==> flow/design.v <==
module AFH_map_table(
A,
O
);
input [6:0] A;
output [6:0] O;
assign O = ~A;
endmodule
module div(
clk, rstz,
div_en_p,
dividend,
divisor,
result_o
);
input clk, rstz;
input div_en_p;
input [24:0] dividend;
input [6:0] divisor;
output [49:0] result_o;
parameter IDLE=2'h0, DIVON=2'h1, DIVEnd=2'h2;
reg [1:0] cs, ns;
wire [25:0] div_temp;
reg [50:0] op_dividend;
reg [4:0] divcnt;
always @(posedge clk or negedge rstz)
begin
  if (!rstz)
    begin
      op_dividend <= 0;
      divcnt <=0;
    end  
  else if (div_en_p && (cs==IDLE))
    begin
      op_dividend <= {25'b0,dividend[24:0],1'b0};
      divcnt <=0;
    end  
  else if (cs==DIVON)
    begin
      op_dividend <= div_temp[25] ? {op_dividend[49:0],1'b0} : {div_temp[24:0],op_dividend[24:0],1'b1};
      divcnt <= divcnt + 1'b1;
    end  
end
reg [49:0] result_o;
always @(posedge clk or negedge rstz)
begin
  if (!rstz)
    result_o <= 0;
  else if (cs==DIVEnd)
    result_o <= {op_dividend[50:26],op_dividend[24:0]};   
end
assign div_temp = {1'b0, op_dividend[49:25]} - {1'b0, divisor};
always @(posedge clk or negedge rstz)
begin
  if (!rstz)
    cs <= 0;
  else 
    cs <= ns;
end
always @*
begin
  ns = cs;
  case(cs)
    IDLE:
      begin
        if (div_en_p) ns = DIVON;
      end
    DIVON:
      begin
        if (divcnt==5'd24) ns = DIVEnd;
      end  
    DIVEnd:
      ns = IDLE;  
  endcase
end
endmodule
module hopkernal(
rstz,
X, A, C,
B,
D,
E, F, Fprime,
Y1,
Y2,
regi_AFH_channel_map,
regi_AFH_N,
fk
);
input rstz;
input [4:0] X, C;
input [4:0] A;
input [3:0] B;
input [8:0] D;
input [6:0] E, F, Fprime;
input Y1;
input [5:0] Y2;
input [79:0] regi_AFH_channel_map;
input [6:0] regi_AFH_N;
output [6:0] fk;
wire [4:0] Zprime = X + A;
wire [4:0] Z;
assign Z[0] = B[0] ^ Zprime[0];
assign Z[1] = B[1] ^ Zprime[1];
assign Z[2] = B[2] ^ Zprime[2];
assign Z[3] = B[3] ^ Zprime[3];
assign Z[4] =  Zprime[4];
wire [4:0] stage1_z, stage2_z, stage3_z, stage4_z, stage5_z, stage6_z, stage7_z;
wire [13:0] P = {C[4:0] ^ {5{Y1}}, D[8:0]};
assign stage1_z[1] = P[13] ? Z[2] : Z[1];
assign stage1_z[2] = P[13] ? Z[1] : Z[2];
assign stage1_z[0] = P[12] ? Z[3] : Z[0];
assign stage1_z[3] = P[12] ? Z[0] : Z[3];
assign stage1_z[4] = Z[4];
assign stage2_z[1] = P[11] ? stage1_z[3] : stage1_z[1];
assign stage2_z[3] = P[11] ? stage1_z[1] : stage1_z[3];
assign stage2_z[2] = P[10] ? stage1_z[4] : stage1_z[2];
assign stage2_z[4] = P[10] ? stage1_z[2] : stage1_z[4];
assign stage2_z[0] = stage1_z[0];
assign stage3_z[0] = P[9] ? stage2_z[3] : stage2_z[0];
assign stage3_z[3] = P[9] ? stage2_z[0] : stage2_z[3];
assign stage3_z[1] = P[8] ? stage2_z[4] : stage2_z[1];
assign stage3_z[4] = P[8] ? stage2_z[1] : stage2_z[4];
assign stage3_z[2] = stage2_z[2];
assign stage4_z[3] = P[7] ? stage3_z[4] : stage3_z[3];
assign stage4_z[4] = P[7] ? stage3_z[3] : stage3_z[4];
assign stage4_z[0] = P[6] ? stage3_z[2] : stage3_z[0];
assign stage4_z[2] = P[6] ? stage3_z[0] : stage3_z[2];
assign stage4_z[1] = stage3_z[1];
assign stage5_z[1] = P[5] ? stage4_z[3] : stage4_z[1];
assign stage5_z[3] = P[5] ? stage4_z[1] : stage4_z[3];
assign stage5_z[0] = P[4] ? stage4_z[4] : stage4_z[0];
assign stage5_z[4] = P[4] ? stage4_z[0] : stage4_z[4];
assign stage5_z[2] = stage4_z[2];
assign stage6_z[3] = P[3] ? stage5_z[4] : stage5_z[3];
assign stage6_z[4] = P[3] ? stage5_z[3] : stage5_z[4];
assign stage6_z[1] = P[2] ? stage5_z[2] : stage5_z[1];
assign stage6_z[2] = P[2] ? stage5_z[1] : stage5_z[2];
assign stage6_z[0] = stage5_z[0];
assign stage7_z[2] = P[1] ? stage6_z[3] : stage6_z[2];
assign stage7_z[3] = P[1] ? stage6_z[2] : stage6_z[3];
assign stage7_z[0] = P[0] ? stage6_z[1] : stage6_z[0];
assign stage7_z[1] = P[0] ? stage6_z[0] : stage6_z[1];
assign stage7_z[4] = stage6_z[4];
wire [6:0] em79 = E[6:0] > 7'd78 ? E[6:0]-7'd79 : E[6:0];
wire [7:0] tmp1 = em79 + F[6:0];  
wire [7:0] tmp1m79 = tmp1[7:0] > 8'd78 ? tmp1[7:0]-8'd79 : tmp1[7:0];   
wire [7:0] tmp2 = tmp1m79[6:0] + stage7_z[4:0] + Y2;                    
wire [6:0] adder2m79 = tmp2 > 7'd78 ? tmp2-7'd79 : tmp2[6:0];
wire rfchused = regi_AFH_channel_map[adder2m79[6:0]];
wire [6:0] emN = {2'b0,E[6:0]} >= {regi_AFH_N,2'b0}                 ? {2'b0,E[6:0]} - {regi_AFH_N,2'b0} :
                 {2'b0,E[6:0]} >= ({regi_AFH_N,1'b0}+regi_AFH_N) ? {2'b0,E[6:0]} - ({regi_AFH_N,1'b0}+regi_AFH_N) :
                 {1'b0,E[6:0]} >= {regi_AFH_N,1'b0}                 ? {1'b0,E[6:0]} - {regi_AFH_N,1'b0} :
                 E[6:0] >= regi_AFH_N                              ? E[6:0]-regi_AFH_N : E[6:0];
wire [7:0] tmp1N = emN + Fprime[6:0];  
wire [7:0] tmp1mN = tmp1N[7:0] >= regi_AFH_N ? tmp1N[7:0]-regi_AFH_N : tmp1N[7:0];   
wire [4:0] a7zmN = {2'b0,stage7_z[4:0]} >= regi_AFH_N ? {2'b0,stage7_z[4:0]} - regi_AFH_N : stage7_z[4:0];  
wire [7:0] tmp2N = tmp1mN[6:0] + a7zmN + Y2;                                      
wire [6:0] adder2mN = tmp2N >= regi_AFH_N ? tmp2N-regi_AFH_N : tmp2N[6:0];
wire [6:0] kprimem = adder2mN;
wire [6:0] fkprime, basicfk;
AFH_map_table AFH_map_table_u(
.A(kprimem),
.O(fkprime)
);
assign basicfk = (adder2m79<=7'd39) ? {adder2m79[5:0], 1'b0} : {(adder2m79-7'd40), 1'b1};
assign fk = rfchused ? basicfk : fkprime;
endmodule
module hopctrlwd(
clk_6M, rstz, p_033us,
mpr_Y,
counter_clkN1, counter_clkE1,
psrxfhs_succ_p,
psrxfhs,
pstxid,
m_tslot_p, ms_tslot_p,
ps_N_incr_p,
pageAB_2Npage_count, 
Atrain,
regi_interlace_offset, regi_page_k_nudge,
regi_AFH_mode,
regi_AFH_N,
ps, gips, is, giis, page, inquiry, mpr, spr, ir, conns,
prs_clock_frozen, prm_clock_frozen,
CLK, CLKE, CLKN, BD_ADDR,
counter_isFHS,
Xprm, Xir, Xprs,
X,
Y1,
Y2,
A,
B,
C,
D,
E, F, Fprime
);
input clk_6M, rstz, p_033us;
input mpr_Y;
input [5:0] counter_clkN1;
input [5:0] counter_clkE1;
input psrxfhs_succ_p;
input psrxfhs;
input pstxid;
input m_tslot_p, ms_tslot_p;
input ps_N_incr_p;
input [3:0] pageAB_2Npage_count;
input Atrain;
input [4:0] regi_interlace_offset, regi_page_k_nudge;
input regi_AFH_mode;
input [6:0] regi_AFH_N;
input ps, gips, is, giis, page, inquiry, mpr, spr, ir, conns;
input prs_clock_frozen, prm_clock_frozen;
input [27:0] CLK, CLKE, CLKN, BD_ADDR;
input [4:0] counter_isFHS;
output [4:0] Xprm, Xir, Xprs;
output [4:0] X;
output Y1;
output [5:0] Y2;
output [4:0] A;
output [3:0] B;
output [4:0] C;
output [8:0] D;
output [6:0] E, F, Fprime;
wire [1:0] k_nudge;
wire [4:0] k_offset;
reg [27:0] CLKN_frozen, CLKE_frozen;
reg [4:0] k_offset_frozen;
reg [4:0] k_nudge_frozen;
always @(posedge clk_6M or negedge rstz)
begin
  if (!rstz)
    begin
     CLKN_frozen <= 0;
    end 
  else if (!prs_clock_frozen)
    begin
     CLKN_frozen <= CLKN;
    end 
end
always @(posedge clk_6M or negedge rstz)
begin
  if (!rstz)
    begin
     CLKE_frozen <= 0;
     k_offset_frozen <= 0;
     k_nudge_frozen <= 0;
    end 
  else if (!prm_clock_frozen)
    begin
     CLKE_frozen <= CLKE;
     k_offset_frozen <= k_offset;
     k_nudge_frozen <= k_nudge;
    end 
end
assign k_nudge = regi_page_k_nudge;  
assign k_offset = Atrain ? 5'd24 : 5'd8;
wire [3:0] xpt = {CLKE[4:2],CLKE[0]} - CLKE[16:12];    
wire [4:0] Xp = CLKE[16:12] + k_offset + k_nudge + xpt ;   
wire [4:0] Xprs = CLKN_frozen[16:12] + counter_clkN1[5:1];
wire [3:0] xprmt = {CLKE_frozen[4:2],CLKE_frozen[0]} - CLKE_frozen[16:12];
wire [4:0] Xprm = CLKE_frozen[16:12] + k_offset_frozen + k_nudge_frozen + xprmt + counter_clkE1[5:1];
wire [3:0] xit = {CLKN[4:2],CLKN[0]} - CLKN[16:12];
wire [4:0] Xi = CLKN[16:12] + k_offset + k_nudge + xit ;
wire [4:0] Xir = CLKN[16:12] + counter_isFHS ;
assign X = ({5{ps}}      & CLKN[16:12]) |     
           ({5{gips}}    & (CLKN[16:12]+regi_interlace_offset)) |   
           ({5{is}}      & Xir[4:0]) |        
           ({5{giis}}    & (Xir[4:0]+regi_interlace_offset)) |      
           ({5{page}}    & Xp[4:0]) |
           ({5{inquiry}} & Xi[4:0]) |
           ({5{mpr}}     & Xprm[4:0]) |    
           ({5{spr}}     & Xprs[4:0]) |    
           ({5{ir}}      & Xir[4:0]) |     
           ({5{conns}}   & CLK[6:2]);      
wire spr_Y = pstxid | (psrxfhs ? 1'b0 : counter_clkN1[0]);
assign Y1 =({1{page}}    & CLKE[1]) |
           ({1{inquiry}} & CLKN[1]) |
           ({1{mpr}}     & mpr_Y  ) |   
           ({1{spr}}     & spr_Y  ) |   
           ({1{ir}}      & 1'b1) |     
           ({1{conns}}   & (CLK[1]&(!regi_AFH_mode)) );      
assign Y2 =({6{page}}    & {CLKE[1],5'b0}) |
           ({6{inquiry}} & {CLKN[1],5'b0}) |
           ({6{mpr}}     & {mpr_Y  ,5'b0}) |   
           ({6{spr}}     & {spr_Y  ,5'b0}) |   
           ({6{ir}}      & {1'b1   ,5'b0}) |     
           ({6{conns}}   & {(CLK[1]&(!regi_AFH_mode)) ,5'b0});      
assign A = ({5{ps}}      & BD_ADDR[27:23]) |     
           ({5{gips}}    & BD_ADDR[27:23]) |   
           ({5{is}}      & BD_ADDR[27:23]) |        
           ({5{giis}}    & BD_ADDR[27:23]) |      
           ({5{page}}    & BD_ADDR[27:23]) |
           ({5{inquiry}} & BD_ADDR[27:23]) |
           ({5{mpr}}     & BD_ADDR[27:23]) |    
           ({5{spr}}     & BD_ADDR[27:23]) |    
           ({5{ir}}      & BD_ADDR[27:23]) |     
           ({5{conns}}   & BD_ADDR[27:23] ^ CLK[25:21]);      
assign B = BD_ADDR[22:19];
assign C = ({5{ps}}      & {BD_ADDR[8],BD_ADDR[6],BD_ADDR[4],BD_ADDR[2],BD_ADDR[0]}) |     
           ({5{gips}}    & {BD_ADDR[8],BD_ADDR[6],BD_ADDR[4],BD_ADDR[2],BD_ADDR[0]}) |   
           ({5{is}}      & {BD_ADDR[8],BD_ADDR[6],BD_ADDR[4],BD_ADDR[2],BD_ADDR[0]}) |        
           ({5{giis}}    & {BD_ADDR[8],BD_ADDR[6],BD_ADDR[4],BD_ADDR[2],BD_ADDR[0]}) |      
           ({5{page}}    & {BD_ADDR[8],BD_ADDR[6],BD_ADDR[4],BD_ADDR[2],BD_ADDR[0]}) |
           ({5{inquiry}} & {BD_ADDR[8],BD_ADDR[6],BD_ADDR[4],BD_ADDR[2],BD_ADDR[0]}) |
           ({5{mpr}}     & {BD_ADDR[8],BD_ADDR[6],BD_ADDR[4],BD_ADDR[2],BD_ADDR[0]}) |    
           ({5{spr}}     & {BD_ADDR[8],BD_ADDR[6],BD_ADDR[4],BD_ADDR[2],BD_ADDR[0]}) |    
           ({5{ir}}      & {BD_ADDR[8],BD_ADDR[6],BD_ADDR[4],BD_ADDR[2],BD_ADDR[0]}) |     
           ({5{conns}}   & {BD_ADDR[8],BD_ADDR[6],BD_ADDR[4],BD_ADDR[2],BD_ADDR[0]} ^ CLK[20:16]);      
assign D = ({9{ps}}      & BD_ADDR[18:10]) |     
           ({9{gips}}    & BD_ADDR[18:10]) |   
           ({9{is}}      & BD_ADDR[18:10]) |        
           ({9{giis}}    & BD_ADDR[18:10]) |      
           ({9{page}}    & BD_ADDR[18:10]) |
           ({9{inquiry}} & BD_ADDR[18:10]) |
           ({9{mpr}}     & BD_ADDR[18:10]) |    
           ({9{spr}}     & BD_ADDR[18:10]) |    
           ({9{ir}}      & BD_ADDR[18:10]) |     
           ({9{conns}}   & (BD_ADDR[18:10] ^ CLK[15:7]));      
assign E = {BD_ADDR[13],BD_ADDR[11],BD_ADDR[9],BD_ADDR[7],BD_ADDR[5],BD_ADDR[3],BD_ADDR[1]};           
reg div_en_p;
always @(posedge clk_6M or negedge rstz)
begin
  if (!rstz)
     div_en_p <= 0;
  else 
     div_en_p <= (CLK[6:0]==7'hff) & ms_tslot_p;
end
wire divffclk = clk_6M;
wire [24:0] Ft, nc1;
div mod79_F(
.clk      (divffclk                   ),
.rstz     (rstz                       ),
.div_en_p (div_en_p                   ),
.dividend ({CLK[27:7],4'b0}           ),
.divisor  (7'd79                      ),
.result_o ({Ft[24:0],nc1[24:0]}       )
);
assign F = ({7{conns}} & Ft[6:0]);
wire [24:0] Fprimet, nc2;
div mod79_Fprime(
.clk      (divffclk                   ),
.rstz     (rstz                       ),
.div_en_p (div_en_p                   ),
.dividend ({CLK[27:7],4'b0}           ),
.divisor  (regi_AFH_N                 ),
.result_o ({Fprimet[24:0],nc2[24:0]}  )
);
assign Fprime = ({7{conns}} & Fprimet[6:0]);
endmodule
module fkctrl(
clk_6M, rstz,
regi_isMaster,
ir,
psrxfhs_succ_p,
fk_page,
page,
ps_pagerespTO,
scancase,
m_half_tslot_p,
mpr,
m_tslot_p,
connsnewslave, connsnewmaster,
CLKN, CLKE, CLK,
txbit_period, rxbit_period,
fkset_p,   
ps, pstxid, psrxfhs, psackfhs, pagetxfhs, pagetmp, pagerxackfhs ,
corre_threshold,
counter_clkN1,
counter_clkE1,
fk_pstxid,
fk_psrxfhs,
fk_psackfhs,
fk_connsnewslave, fk_connsnewmaster,
fk_pagetxfhs,
fk_pagerxackfhs,
fk_spr, fk_mpr,
fk_chg_p, fk_chg_p_ff
);
input clk_6M, rstz;
input regi_isMaster;
input ir;
input psrxfhs_succ_p;
input fk_page;
input page;
input ps_pagerespTO;
input scancase;
input m_half_tslot_p;
input mpr;
input m_tslot_p;
input connsnewslave, connsnewmaster;
input [27:0] CLKN, CLKE, CLK;
input txbit_period, rxbit_period;
input fkset_p;   
input ps, pstxid, psrxfhs, psackfhs, pagetxfhs, pagetmp, pagerxackfhs ;
input corre_threshold;
output [5:0] counter_clkN1;
output [5:0] counter_clkE1;
output fk_pstxid;
output fk_psrxfhs;
output fk_psackfhs;
output fk_connsnewslave, fk_connsnewmaster;
output fk_pagetxfhs;
output fk_pagerxackfhs;
output fk_spr, fk_mpr;
output fk_chg_p, fk_chg_p_ff;
assign fk_spr = fk_pstxid | fk_psrxfhs | fk_psackfhs;
assign fk_mpr = fk_pagetxfhs | fk_pagerxackfhs;
wire ir_fkset_p = regi_isMaster ? fkset_p & !ir : fkset_p;
wire fk_chg_p = ((!(txbit_period | rxbit_period)) & ir_fkset_p);  
wire psrxfhs_fk_chg_p = fk_psrxfhs & fkset_p;
wire scancase_fk_chg_p = (scancase) & fkset_p;
reg fk_chg_p_ff;
always @(posedge clk_6M or negedge rstz)
begin
  if (!rstz)
     fk_chg_p_ff <= 0;
  else 
     fk_chg_p_ff <= fk_chg_p | scancase_fk_chg_p | psrxfhs_fk_chg_p;
end
reg fk_pstxid;
always @(posedge clk_6M or negedge rstz)
begin
  if (!rstz)
     fk_pstxid <= 0;
  else if (ps & corre_threshold & fkset_p)   
     fk_pstxid <= 1'b1;
  else if (pstxid & fk_chg_p)
     fk_pstxid <= 1'b0;
end
reg fk_psrxfhs;
always @(posedge clk_6M or negedge rstz)
begin
  if (!rstz)
     fk_psrxfhs <= 0;
  else if (pstxid & fk_chg_p)
     fk_psrxfhs <= 1'b1;
  else if ((psrxfhs & corre_threshold & fk_chg_p) | ps_pagerespTO)
     fk_psrxfhs <= 1'b0;
end
reg fk_psackfhs;
always @(posedge clk_6M or negedge rstz)
begin
  if (!rstz)
     fk_psackfhs <= 0;
  else if (psrxfhs & corre_threshold & fk_chg_p)
     fk_psackfhs <= 1'b1;
  else if (psackfhs & fk_chg_p & CLKN[0])
     fk_psackfhs <= 1'b0;
end
reg fk_connsnewslave;
always @(posedge clk_6M or negedge rstz)
begin
  if (!rstz)
     fk_connsnewslave <= 0;
  else if (psackfhs & fk_chg_p & CLKN[0])
     fk_connsnewslave <= 1'b1;
  else if (connsnewslave & fk_chg_p & CLK[0])   
     fk_connsnewslave <= 1'b0;
end
reg fk_pagetxfhs;
always @(posedge clk_6M or negedge rstz)
begin
  if (!rstz)
     fk_pagetxfhs <= 0;
  else if ( (pagetmp & fk_chg_p) | (pagerxackfhs & !corre_threshold & fk_chg_p) )
     fk_pagetxfhs <= 1'b1;
  else if ((pagetxfhs & fk_chg_p) | fk_page)
     fk_pagetxfhs <= 1'b0;
end
reg fk_pagerxackfhs;
always @(posedge clk_6M or negedge rstz)
begin
  if (!rstz)
     fk_pagerxackfhs <= 0;
  else if (pagetxfhs & fk_chg_p)
     fk_pagerxackfhs <= 1'b1;
  else if (pagerxackfhs & fk_chg_p & CLKE[0])
     fk_pagerxackfhs <= 1'b0;
end
reg fk_connsnewmaster;
always @(posedge clk_6M or negedge rstz)
begin
  if (!rstz)
     fk_connsnewmaster <= 0;
  else if (pagerxackfhs & corre_threshold & m_half_tslot_p)   
     fk_connsnewmaster <= 1'b1;
  else if ((connsnewmaster & fk_chg_p & CLK[0]) | page )  
     fk_connsnewmaster <= 1'b0;
end
wire ps_N_incr_p = (pstxid & fk_chg_p) | ((psrxfhs|psackfhs) & fkset_p & CLKN[0]);
reg [5:0] counter_clkN1;
always @(posedge clk_6M or negedge rstz)
begin
  if (!rstz)
    begin
     counter_clkN1 <= 0;
    end 
  else if (ps & corre_threshold & fkset_p)   
    begin
     counter_clkN1 <= 6'h1;
    end 
  else if (psrxfhs_succ_p)
     counter_clkN1 <= {counter_clkN1[5:1],1'b0};
  else if (ps_N_incr_p)
    begin
     counter_clkN1 <= counter_clkN1+1'b1;
    end 
end
wire page_N_incr_p = fk_chg_p & CLKE[0] & (pagetxfhs | pagerxackfhs);
reg [5:0] counter_clkE1;
always @(posedge clk_6M or negedge rstz)
begin
  if (!rstz)
    begin
     counter_clkE1 <= 0;
    end 
  else if (!fk_mpr)   
    begin
     counter_clkE1 <= 6'd0;
    end 
  else if (page_N_incr_p)  
    begin
     counter_clkE1 <= counter_clkE1+1'b1;
    end 
end
endmodule
module hopselection(
clk_6M, rstz, p_033us,
regi_isMaster,
ps_pagerespTO,
fk_page,
scancase,
m_half_tslot_p,
connsnewslave, connsnewmaster,
txbit_period, rxbit_period,
fkset_p,   
psackfhs, pagetxfhs, pagetmp, pagerxackfhs ,
corre_threshold,
psrxfhs_succ_p,
psrxfhs,
pstxid,
m_tslot_p, ms_tslot_p,
ps_N_incr_p,
pageAB_2Npage_count, 
Atrain,
regi_interlace_offset, regi_page_k_nudge,
regi_AFH_mode,
regi_AFH_N, regi_AFH_channel_map,
ps, gips, is, giis, page, inquiry, mpr, spr, ir, conns,
prs_clock_frozen, prm_clock_frozen,
CLK, CLKE, CLKN, BD_ADDR,
counter_isFHS,
fk,
fk_chg_p, fk_chg_p_ff,
fk_pstxid
);
input clk_6M, rstz, p_033us;
input regi_isMaster;
input ps_pagerespTO;
input fk_page;
input scancase;
input m_half_tslot_p;
input connsnewslave, connsnewmaster;
input txbit_period, rxbit_period;
input fkset_p;   
input psackfhs, pagetxfhs, pagetmp, pagerxackfhs ;
input corre_threshold;
wire [5:0] counter_clkN1;
wire [5:0] counter_clkE1;
input psrxfhs_succ_p;
input psrxfhs;
input pstxid;
input m_tslot_p, ms_tslot_p;
input ps_N_incr_p;
input [3:0] pageAB_2Npage_count;
input Atrain;
input [4:0] regi_interlace_offset, regi_page_k_nudge;
input regi_AFH_mode;
input [6:0] regi_AFH_N;
input [79:0] regi_AFH_channel_map;
input ps, gips, is, giis, page, inquiry, mpr, spr, ir, conns;
input prs_clock_frozen, prm_clock_frozen;
input [27:0] CLK, CLKE, CLKN, BD_ADDR;
input [4:0] counter_isFHS;
output [6:0] fk;
output fk_chg_p, fk_chg_p_ff;
output fk_pstxid;
wire [4:0] Xprm, Xir, Xprs;
wire [4:0] X;
wire Y1;
wire [5:0] Y2;
wire [4:0] A;
wire [3:0] B;
wire [4:0] C;
wire [8:0] D;
wire [6:0] E, F, Fprime;
wire fk_connsnewslave, fk_connsnewmaster;
wire fk_conns = conns | fk_connsnewslave | fk_connsnewmaster;
wire [27:0] fk_CLK = fk_conns ? CLK + 1'b1 : CLK;
wire [27:0] fk_CLKE = CLKE + 1'b1;
wire [27:0] fk_CLKN = CLKN + 1'b1;
hopctrlwd hopctrlwd_u(
.clk_6M               (clk_6M               ), 
.rstz                 (rstz                 ), 
.p_033us              (p_033us              ),
.mpr_Y                (counter_clkE1[0]     ),
.counter_clkN1        (counter_clkN1        ),  
.counter_clkE1        (counter_clkE1        ),       
.psrxfhs_succ_p       (psrxfhs_succ_p       ),
.psrxfhs              (fk_psrxfhs              ),
.pstxid               (fk_pstxid               ),
.m_tslot_p            (m_tslot_p            ),
.ms_tslot_p           (ms_tslot_p           ),
.ps_N_incr_p          (ps_N_incr_p          ),
.pageAB_2Npage_count  (pageAB_2Npage_count  ), 
.Atrain               (Atrain               ),
.regi_interlace_offset(regi_interlace_offset),
.regi_page_k_nudge    (regi_page_k_nudge    ),
.regi_AFH_mode        (regi_AFH_mode        ),
.regi_AFH_N           (regi_AFH_N           ),
.ps                   (ps                   ), 
.gips                 (gips                 ), 
.is                   (is                   ), 
.giis                 (giis                 ), 
.page                 (fk_page                 ), 
.inquiry              (inquiry              ), 
.mpr                  (fk_mpr                  ), 
.spr                  (fk_spr                  ), 
.ir                   (ir                   ), 
.conns                (fk_conns                ),
.prs_clock_frozen     (prs_clock_frozen     ), 
.prm_clock_frozen     (prm_clock_frozen     ),
.CLK                  (fk_CLK                  ), 
.CLKE                 (fk_CLKE                 ), 
.CLKN                 (fk_CLKN                 ), 
.BD_ADDR              (BD_ADDR          ),
.counter_isFHS        (counter_isFHS        ),
.Xprm                 (Xprm                 ), 
.Xir                  (Xir                  ),
.Xprs                 (Xprs                 ), 
.X                    (X                    ),
.Y1                   (Y1                   ),
.Y2                   (Y2                   ),
.A                    (A                    ),
.B                    (B                    ),
.C                    (C                    ),
.D                    (D                    ),
.E                    (E                    ), 
.F                    (F                    ), 
.Fprime               (Fprime               )
);
hopkernal hopkernal_u(
.rstz                (rstz                ),
.X                   (X                   ), 
.A                   (A                   ), 
.C                   (C                   ),
.B                   (B                   ),
.D                   (D                   ),
.E                   (E                   ), 
.F                   (F                   ),
.Fprime              (Fprime              ),
.Y1                  (Y1                  ),
.Y2                  (Y2                  ),
.regi_AFH_channel_map(regi_AFH_channel_map),
.regi_AFH_N          (regi_AFH_N          ),
.fk                  (fk                  )
);
fkctrl fkctrl_u(
.clk_6M         (clk_6M         ), 
.rstz           (rstz           ),
.regi_isMaster  (regi_isMaster  ),
.ir             (ir             ),
.psrxfhs_succ_p (psrxfhs_succ_p ),
.fk_page        (fk_page        ),
.page           (page           ),
.ps_pagerespTO  (ps_pagerespTO  ),
.scancase       (scancase       ),
.m_half_tslot_p (m_half_tslot_p ),
.mpr            (mpr            ),
.m_tslot_p      (m_tslot_p      ),
.connsnewslave  (connsnewslave  ),
.connsnewmaster (connsnewmaster ),
.CLKN           (CLKN           ),
.CLKE           (CLKE           ),
.CLK            (CLK            ),
.txbit_period   (txbit_period   ), 
.rxbit_period   (rxbit_period   ),
.fkset_p        (fkset_p        ),   
.ps             (ps             ), 
.pstxid         (pstxid         ), 
.psrxfhs        (psrxfhs        ), 
.psackfhs       (psackfhs       ), 
.pagetxfhs      (pagetxfhs      ), 
.pagetmp        (pagetmp        ), 
.pagerxackfhs   (pagerxackfhs   ),
.corre_threshold(corre_threshold),
.counter_clkN1   (counter_clkN1   ),
.counter_clkE1   (counter_clkE1   ),
.fk_pstxid       (fk_pstxid       ),
.fk_psrxfhs      (fk_psrxfhs      ),
.fk_psackfhs     (fk_psackfhs     ),
.fk_connsnewslave(fk_connsnewslave),
.fk_connsnewmaster(fk_connsnewmaster),
.fk_pagetxfhs    (fk_pagetxfhs    ),
.fk_pagerxackfhs (fk_pagerxackfhs ),
.fk_spr          (fk_spr          ),
.fk_mpr          (fk_mpr          ),
.fk_chg_p        (fk_chg_p        ),
.fk_chg_p_ff     (fk_chg_p_ff     )
);
endmodule
### Tool chain data of hopselection

Tool output for the design above, in the order of the flow.
Line numbers count from 1 in the design file above.
Cell names lack the library's common part.
The mark - stands for no value.

| inputs | value |
|---|---|
| top module | hopselection |
| clock port | clk_6M |
| cell library | sky130hd |
| timing corner | tt_025C_1v80 |

### Word level

Counts by Yosys on the flattened word-level netlist (proc, flatten, opt, wreduce; memories kept). Register bits leave out memories and registers merged into their read ports (data or address). Print and check cells are left out. Cells with the same type and inputs are merged into one.

| word-level totals | value |
|---|---|
| flip-flop bits (word level) | 240 |
| input bits | 256 |
| output and inout port bits | 10 |
| cells after elaboration | 348 |

| cells by class | value |
|---|---|
| $add $sub $neg | 45 |
| order comparisons | 11 |
| equal/unequal tests | 13 |
| shift-type cells | 1 |
| muxes and demuxes | 78 |
| bitwise operators | 152 |
| reductions and logical operators | 24 |

Operator list:

| operator | count |
|---|---|
| two-way mux 50 bit | 6 |
| bitwise AND 5 bit | 30 |
| OR 5 bit | 27 |
| bitwise AND 9 bit | 10 |
| OR 9 bit | 9 |
| indexed select 80 x 7 -> 1 bit | 1 |
| two-way mux 7 bit | 11 |
| adder 5 bit | 9 |
| two-way mux 1 bit | 44 |
| subtractor 7 bit | 6 |
| bitwise AND 1 bit | 34 |
| adder 17 x 1 -> 17 bit (second input constant) | 2 |
| bitwise AND 6 bit | 5 |
| OR 6 bit | 5 |
| two-way mux 6 bit | 5 |
| two-way mux 5 bit | 6 |
| adder 28 x 1 -> 28 bit (second input constant) | 1 |
| two-way mux 28 bit | 1 |
| subtractor 25 x 7 -> 26 bit | 1 |
| subtractor 25 x 7 -> 26 bit (second input constant) | 1 |
| OR 1 bit | 21 |
| subtractor 7 bit (second input constant) | 3 |
| nonzero test 2 bit | 10 |
| >= comparator 7 x 9 -> 1 bit | 2 |
| adder 7 x 5 -> 8 bit | 2 |
| adder 7 x 7 -> 8 bit | 2 |
| adder 8 x 6 -> 8 bit | 2 |
| >= comparator 8 x 7 -> 1 bit | 2 |

Other operator kinds: 33; their cells: 66.

### Longest topological paths

Yosys ltp: most cells in a row. Word level: on the elaborated netlist, between registers, memories and ports. Mapped: between sequential cells and ports; inverters and the memories' decode and read muxes count.

| depth | value |
|---|---|
| depth in word-level cells | 29 |
| ABC_AREA | 0 |
| mapped depth | 55 |
| mapped depth without buffers | 54 |

### After synthesis

Source: synth_stat.txt of the flow (Yosys; design flattened, memories mapped). It holds for the ABC_AREA given above (unset counts as 0); a run with the other value may have another netlist.
The area totals of this step are shown rounded.

| mapped netlist | value |
|---|---|
| mapped cells | 1974 |
| synthesis area | 17600 µm² |
| sequential area | 4230 µm² |
| flip-flops | 169 |
| buffer cells | 82 |

Cell types:

| cell type | count | area in all (µm²) |
|---|---|---|
| dfrtp_1 | 167 | 4.18E+03 |
| ha_1 | 143 | 1.79E+03 |
| xnor2_1 | 127 | 1.11E+03 |
| mux2i_1 | 95 | 950.912 |
| mux4_2 | 38 | 855.821 |
| xor2_1 | 77 | 674.397 |
| fa_1 | 31 | 620.595 |
| nor2_1 | 156 | 585.562 |
| nand2_1 | 143 | 536.765 |
| a21oi_1 | 103 | 515.494 |
| mux2_2 | 45 | 506.736 |
| a211oi_1 | 65 | 487.968 |
| o21ai_0 | 96 | 480.461 |
| inv_1 | 118 | 442.925 |
| a21o_1 | 56 | 420.403 |
| nand3_1 | 51 | 255.245 |
| clkbuf_1 | 67 | 251.491 |
| nor3_1 | 45 | 225.216 |

Other cell types: 76; their cells: 351.
By module: a second synthesis without flattening, with its own total; a netlist apart from the flattened one above.

| unflattened totals | value |
|---|---|
| cell total of the unflattened synthesis | 2385 |
| area (unflattened synthesis) | 22500 µm² |

Rows give one instance, submodules left out.

Modules:

| module | times used | cells | area (µm²) | seq. area (µm²) |
|---|---|---|---|---|
| div | 2 | 476 | 5300 | 2730 |
| hopkernal | 1 | 730 | 6140 | 0.0 |
| hopctrlwd | 1 | 361 | 3120 | 475 |
| hopselection | 1 | 233 | 1590 | 0.0 |
| fkctrl | 1 | 102 | 1020 | 500 |
| AFH_map_table | 1 | 7 | 26.3 | 0.0 |

### Worst setup path after synthesis

Path of least setup slack by OpenSTA after synthesis, without wires, with an ideal clock, recovery checks aside; 20% of the period is set as input and as output delay. Where synthesis merged equal registers, the netlist keeps one of their names.

| timing path after synthesis | value |
|---|---|
| path kind | input to output |
| start | input CLKN[6] |
| end | output fk[4] |
| period | 25.0 ns |
| external input delay | 5.000 ns |
| output delay | 5.000 ns |
| time at the first pin | 5.000 ns |
| arrival time | 15.304 ns |
| slack | 4.696 ns |
| delay of the path | 10.304 ns |
| driving pins on the path | 43 |
| path buffers | 3 |
| synthesis period reached | 20.304 ns |

"delay of the path" = arrival - input delay + setup time.
A path that ends at an output port has no setup time.
"driving pins on the path" counts driving pins, that of a launching flip-flop among them; a cell with two outputs on the path counts twice.
"synthesis period reached" is the clock period less the worst setup slack; recovery checks do not enter. This is arithmetic on one report: input and output delays are still those of the set period (20% each).
Between the ends stands the longest chain of elaborated cells between them, by number of cells; it is not shown to be the way that was timed. Of several equally long chains one is given.
A line is the first line of the expression or statement that the cell stems from. Yosys adds cells for indexed reads and writes and turns some case tables into memories.

| on the way, after synthesis | value |
|---|---|
| cell sequence | nand4_1 or3_1 nor2_1 xor2_1 fa_1 inv_1 fa_1 ha_1 fa_1 xor2_1 a222oi_1 nand3_1 a211o_1 ha_1 a21o_1 inv_1 or4_1 o311ai_1 [... 7 more ...] inv_1 ha_1 clkbuf_1 buf_1 clkbuf_1 inv_1 ha_1 nor2_1 nand3_1 a21oi_1 nor3_2 nor3b_4 xor2_2 mux4_2 o31ai_1 or4_4 a31oi_4 mux2_2 |
| length of the longest elaborated chain | 29 |
| elaborated cells on any way between the ends | 75 |
| source lines of those cells | 52 |
| those cells by class | add/sub: 17; compare: 4; shift: 1; mux: 33; logic: 20 |

RTL lines, path after synthesis:

| what | RTL line | source |
|---|---|---|
| start: declaration | 582 | `input [27:0] CLK, CLKE, CLKN, BD_ADDR;` |
| adder 17 x 1 -> 17 bit | 600 | `wire [27:0] fk_CLKN = CLKN + 1'b1;` |
| adder 5 bit | 265 | `({5{gips}}    & (CLKN[16:12]+regi_interlace_offset)) \|` |
| bitwise AND 5 bit | 265 |  |
| OR 5 bit x9 | 264 | `assign X = ({5{ps}}      & CLKN[16:12]) \|` |
| adder 5 bit | 100 | `wire [4:0] Zprime = X + A;` |
| bitwise XOR 1 bit | 105 | `assign Z[3] = B[3] ^ Zprime[3];` |
| two-way mux 1 bit | 112 | `assign stage1_z[3] = P[12] ? Z[0] : Z[3];` |
| [... 7 more ...] | - |  |
| two-way mux 5 bit | 156 | `wire [4:0] a7zmN = {2'b0,stage7_z[4:0]} >= regi_AFH_N ? {2'b0,stage7_z[4:0]} - regi_AFH_N : stage7_z[4:0];` |
| adder 7 x 5 -> 8 bit | 157 | `wire [7:0] tmp2N = tmp1mN[6:0] + a7zmN + Y2;` |
| adder 8 x 6 -> 8 bit | 157 |  |
| subtractor 7 bit | 158 | `wire [6:0] adder2mN = tmp2N >= regi_AFH_N ? tmp2N-regi_AFH_N : tmp2N[6:0];` |
| two-way mux 7 bit | 158 |  |
| NOT 7 bit | 7 | `assign O = ~A;` |
| two-way mux 7 bit | 166 | `assign fk = rfchused ? basicfk : fkprime;` |
| end: declaration | 584 | `output [6:0] fk;` |

Nets of the timed path that keep an RTL name, with a line that drives or declares them; the list need not be complete.

Nets with RTL names, path after synthesis:

| net | RTL line |
|---|---|
| fk_CLKN[13] | 600 |

### Path in the finished layout

From the final timing report of run 1: the path of least setup slack in the routed layout; clock arrival at registers is part of the times.

| timing path after layout | value |
|---|---|
| path kind | input to output |
| start | input CLKE[4] |
| end | output fk[2] |
| period | 16.6 ns |
| external input delay | 3.32 ns |
| output delay | 3.32 ns |
| time at the first pin | 3.32 ns |
| arrival time | 13.72 ns |
| slack | -0.44 ns |
| driving pins on the path | 50 |
| path buffers | 6 |

Between the ends stands the longest chain of elaborated cells between them, by number of cells; it is not shown to be the way that was timed. Of several equally long chains one is given.

| on the way, after layout | value |
|---|---|
| cell sequence | clkbuf_2 nand4_1 buf_4 nor4_4 xnor2_2 fa_1 inv_2 fa_1 inv_1 ha_2 fa_1 a222oi_1 nand3_1 a221o_1 ha_4 a21o_1 a21o_1 inv_2 [... 14 more ...] o41ai_4 buf_4 mux2_4 fa_2 inv_2 a21o_1 a21oi_2 o21bai_1 a21o_1 xor2_2 ha_4 nand4_1 nor2_1 a211oi_2 and2_4 mux2_4 mux2i_4 buf_6 |
| length of the longest elaborated chain | 28 |
| elaborated cells on any way between the ends | 64 |
| source lines of those cells | 47 |
| those cells by class | add/sub: 14; compare: 4; shift: 1; mux: 33; logic: 12 |

RTL lines, path after layout:

| what | RTL line | source |
|---|---|---|
| start: declaration | 582 | `input [27:0] CLK, CLKE, CLKN, BD_ADDR;` |
| adder 17 x 1 -> 17 bit | 599 | `wire [27:0] fk_CLKE = CLKE + 1'b1;` |
| adder 5 bit | 257 | `wire [4:0] Xp = CLKE[16:12] + k_offset + k_nudge + xpt ;` |
| adder 5 x 2 -> 5 bit | 257 |  |
| adder 5 x 4 -> 5 bit | 257 |  |
| bitwise AND 5 bit | 268 | `({5{page}}    & Xp[4:0]) \|` |
| OR 5 bit x6 | 264 | `assign X = ({5{ps}}      & CLKN[16:12]) \|` |
| adder 5 bit | 100 | `wire [4:0] Zprime = X + A;` |
| [... 9 more ...] | - |  |
| two-way mux 5 bit | 156 | `wire [4:0] a7zmN = {2'b0,stage7_z[4:0]} >= regi_AFH_N ? {2'b0,stage7_z[4:0]} - regi_AFH_N : stage7_z[4:0];` |
| adder 7 x 5 -> 8 bit | 157 | `wire [7:0] tmp2N = tmp1mN[6:0] + a7zmN + Y2;` |
| adder 8 x 6 -> 8 bit | 157 |  |
| subtractor 7 bit | 158 | `wire [6:0] adder2mN = tmp2N >= regi_AFH_N ? tmp2N-regi_AFH_N : tmp2N[6:0];` |
| two-way mux 7 bit | 158 |  |
| NOT 7 bit | 7 | `assign O = ~A;` |
| two-way mux 7 bit | 166 | `assign fk = rfchused ? basicfk : fkprime;` |
| end: declaration | 584 | `output [6:0] fk;` |

--- measured runs ---
Below are 4 stored runs of the flow (Yosys, OpenROAD; platform sky130hd) on hopselection, each with its settings and what was measured, unordered. Constraints: input delay and output delay 20% of the set period each, output load 0.01 pF.
"reached clock period" means the clock period less the worst setup slack. The figure is calculated, with input and output delays left at 20% of the set period.
"time used up by the worst setup path" means the part of the period allowed to the worst setup path (the constraints hold back 20% at inputs and 20% at outputs) less its slack; where the path has registers, the arrival times of their clocks count too.
"total power of the final layout" is the tool's figure for a default switching activity; nothing was simulated.
Results are given in rounded form.

#### Run 1

| setting | value |
|---|---|
| CAP_MARGIN | `0` |
| CELL_PAD_IN_SITES_GLOBAL_PLACEMENT | `0` |
| CORE_MARGIN | `4` |
| CTS_CLUSTER_DIAMETER | `375` |
| CTS_CLUSTER_SIZE | `83` |
| MAX_ROUTING_LAYER | `met4` |
| PLACE_DENSITY | `0.91` |
| SETUP_SLACK_MARGIN | `3.08` |
| TNS_END_PERCENT | `55` |
| period_ns | `16.6` |
| CORE_UTILIZATION | `40` |
| SLEW_MARGIN | `20` |

| result | value |
|---|---|
| time used up by the worst setup path | 10.40 ns |
| worst setup path kind | input to output |
| standard-cell area after layout | 23100 µm² |
| post-layout utilization | 0.534 |
| total negative slack | -2.74 ns |
| reached clock period | 17.042 ns |
| netlist area reported by Yosys | 17600 µm² |
| die area | 47400 µm² |
| worst setup slack after layout | -0.442 ns |
| worst hold slack in the final report | 0.491 ns |
| total power of the final layout | 3500 µW |

#### Run 2

| setting | value |
|---|---|
| CORE_UTILIZATION | `40` |
| CTS_CLUSTER_DIAMETER | `61` |
| CTS_CLUSTER_SIZE | `76` |
| GPL_ROUTABILITY_DRIVEN | `0` |
| MAX_ROUTING_LAYER | `met5` |
| PLACE_DENSITY_LB_ADDON | `0.03` |
| period_ns | `13.7` |
| CAP_MARGIN | `20` |
| CORE_MARGIN | `2` |
| SLEW_MARGIN | `20` |

| result | value |
|---|---|
| post-layout utilization | 0.574 |
| total power of the final layout | 4250 µW |
| total negative slack | -12.1 ns |
| worst setup slack after layout | -1.78 ns |
| netlist area reported by Yosys | 17600 µm² |
| standard-cell area after layout | 24800 µm² |
| reached clock period | 15.478 ns |
| worst hold slack in the final report | 0.479 ns |
| time used up by the worst setup path | 10.00 ns |
| worst setup path kind | input to output |
| die area | 45700 µm² |

#### Run 3

| setting | value |
|---|---|
| CAP_MARGIN | `30` |
| CELL_PAD_IN_SITES_GLOBAL_PLACEMENT | `0` |
| CORE_MARGIN | `4` |
| CTS_CLUSTER_SIZE | `83` |
| PLACE_DENSITY | `0.91` |
| SETUP_SLACK_MARGIN | `3.08` |
| TNS_END_PERCENT | `55` |
| period_ns | `16.6` |
| CORE_UTILIZATION | `40` |
| SLEW_MARGIN | `20` |

| result | value |
|---|---|
| total negative slack | -2.94 ns |
| standard-cell area after layout | 23300 µm² |
| netlist area reported by Yosys | 17600 µm² |
| reached clock period | 17.073 ns |
| total power of the final layout | 3490 µW |
| worst setup slack after layout | -0.473 ns |
| worst hold slack in the final report | 0.480 ns |
| time used up by the worst setup path | 10.43 ns |
| worst setup path kind | input to output |
| post-layout utilization | 0.538 |
| die area | 47400 µm² |

#### Run 4

| setting | value |
|---|---|
| CORE_UTILIZATION | `40` |
| PLACE_DENSITY | `0.6` |
| period_ns | `23.1` |
| CAP_MARGIN | `20` |
| CORE_MARGIN | `2` |
| SLEW_MARGIN | `20` |

| result | value |
|---|---|
| worst setup slack after layout | 1.35 ns |
| post-layout utilization | 0.487 |
| standard-cell area after layout | 21100 µm² |
| die area | 45700 µm² |
| worst hold slack in the final report | 0.477 ns |
| time used up by the worst setup path | 12.51 ns |
| worst setup path kind | input to output |
| total power of the final layout | 1940 µW |
| total negative slack | 0.000 ns |
| netlist area reported by Yosys | 17600 µm² |
| reached clock period | 21.753 ns |
--- end ---
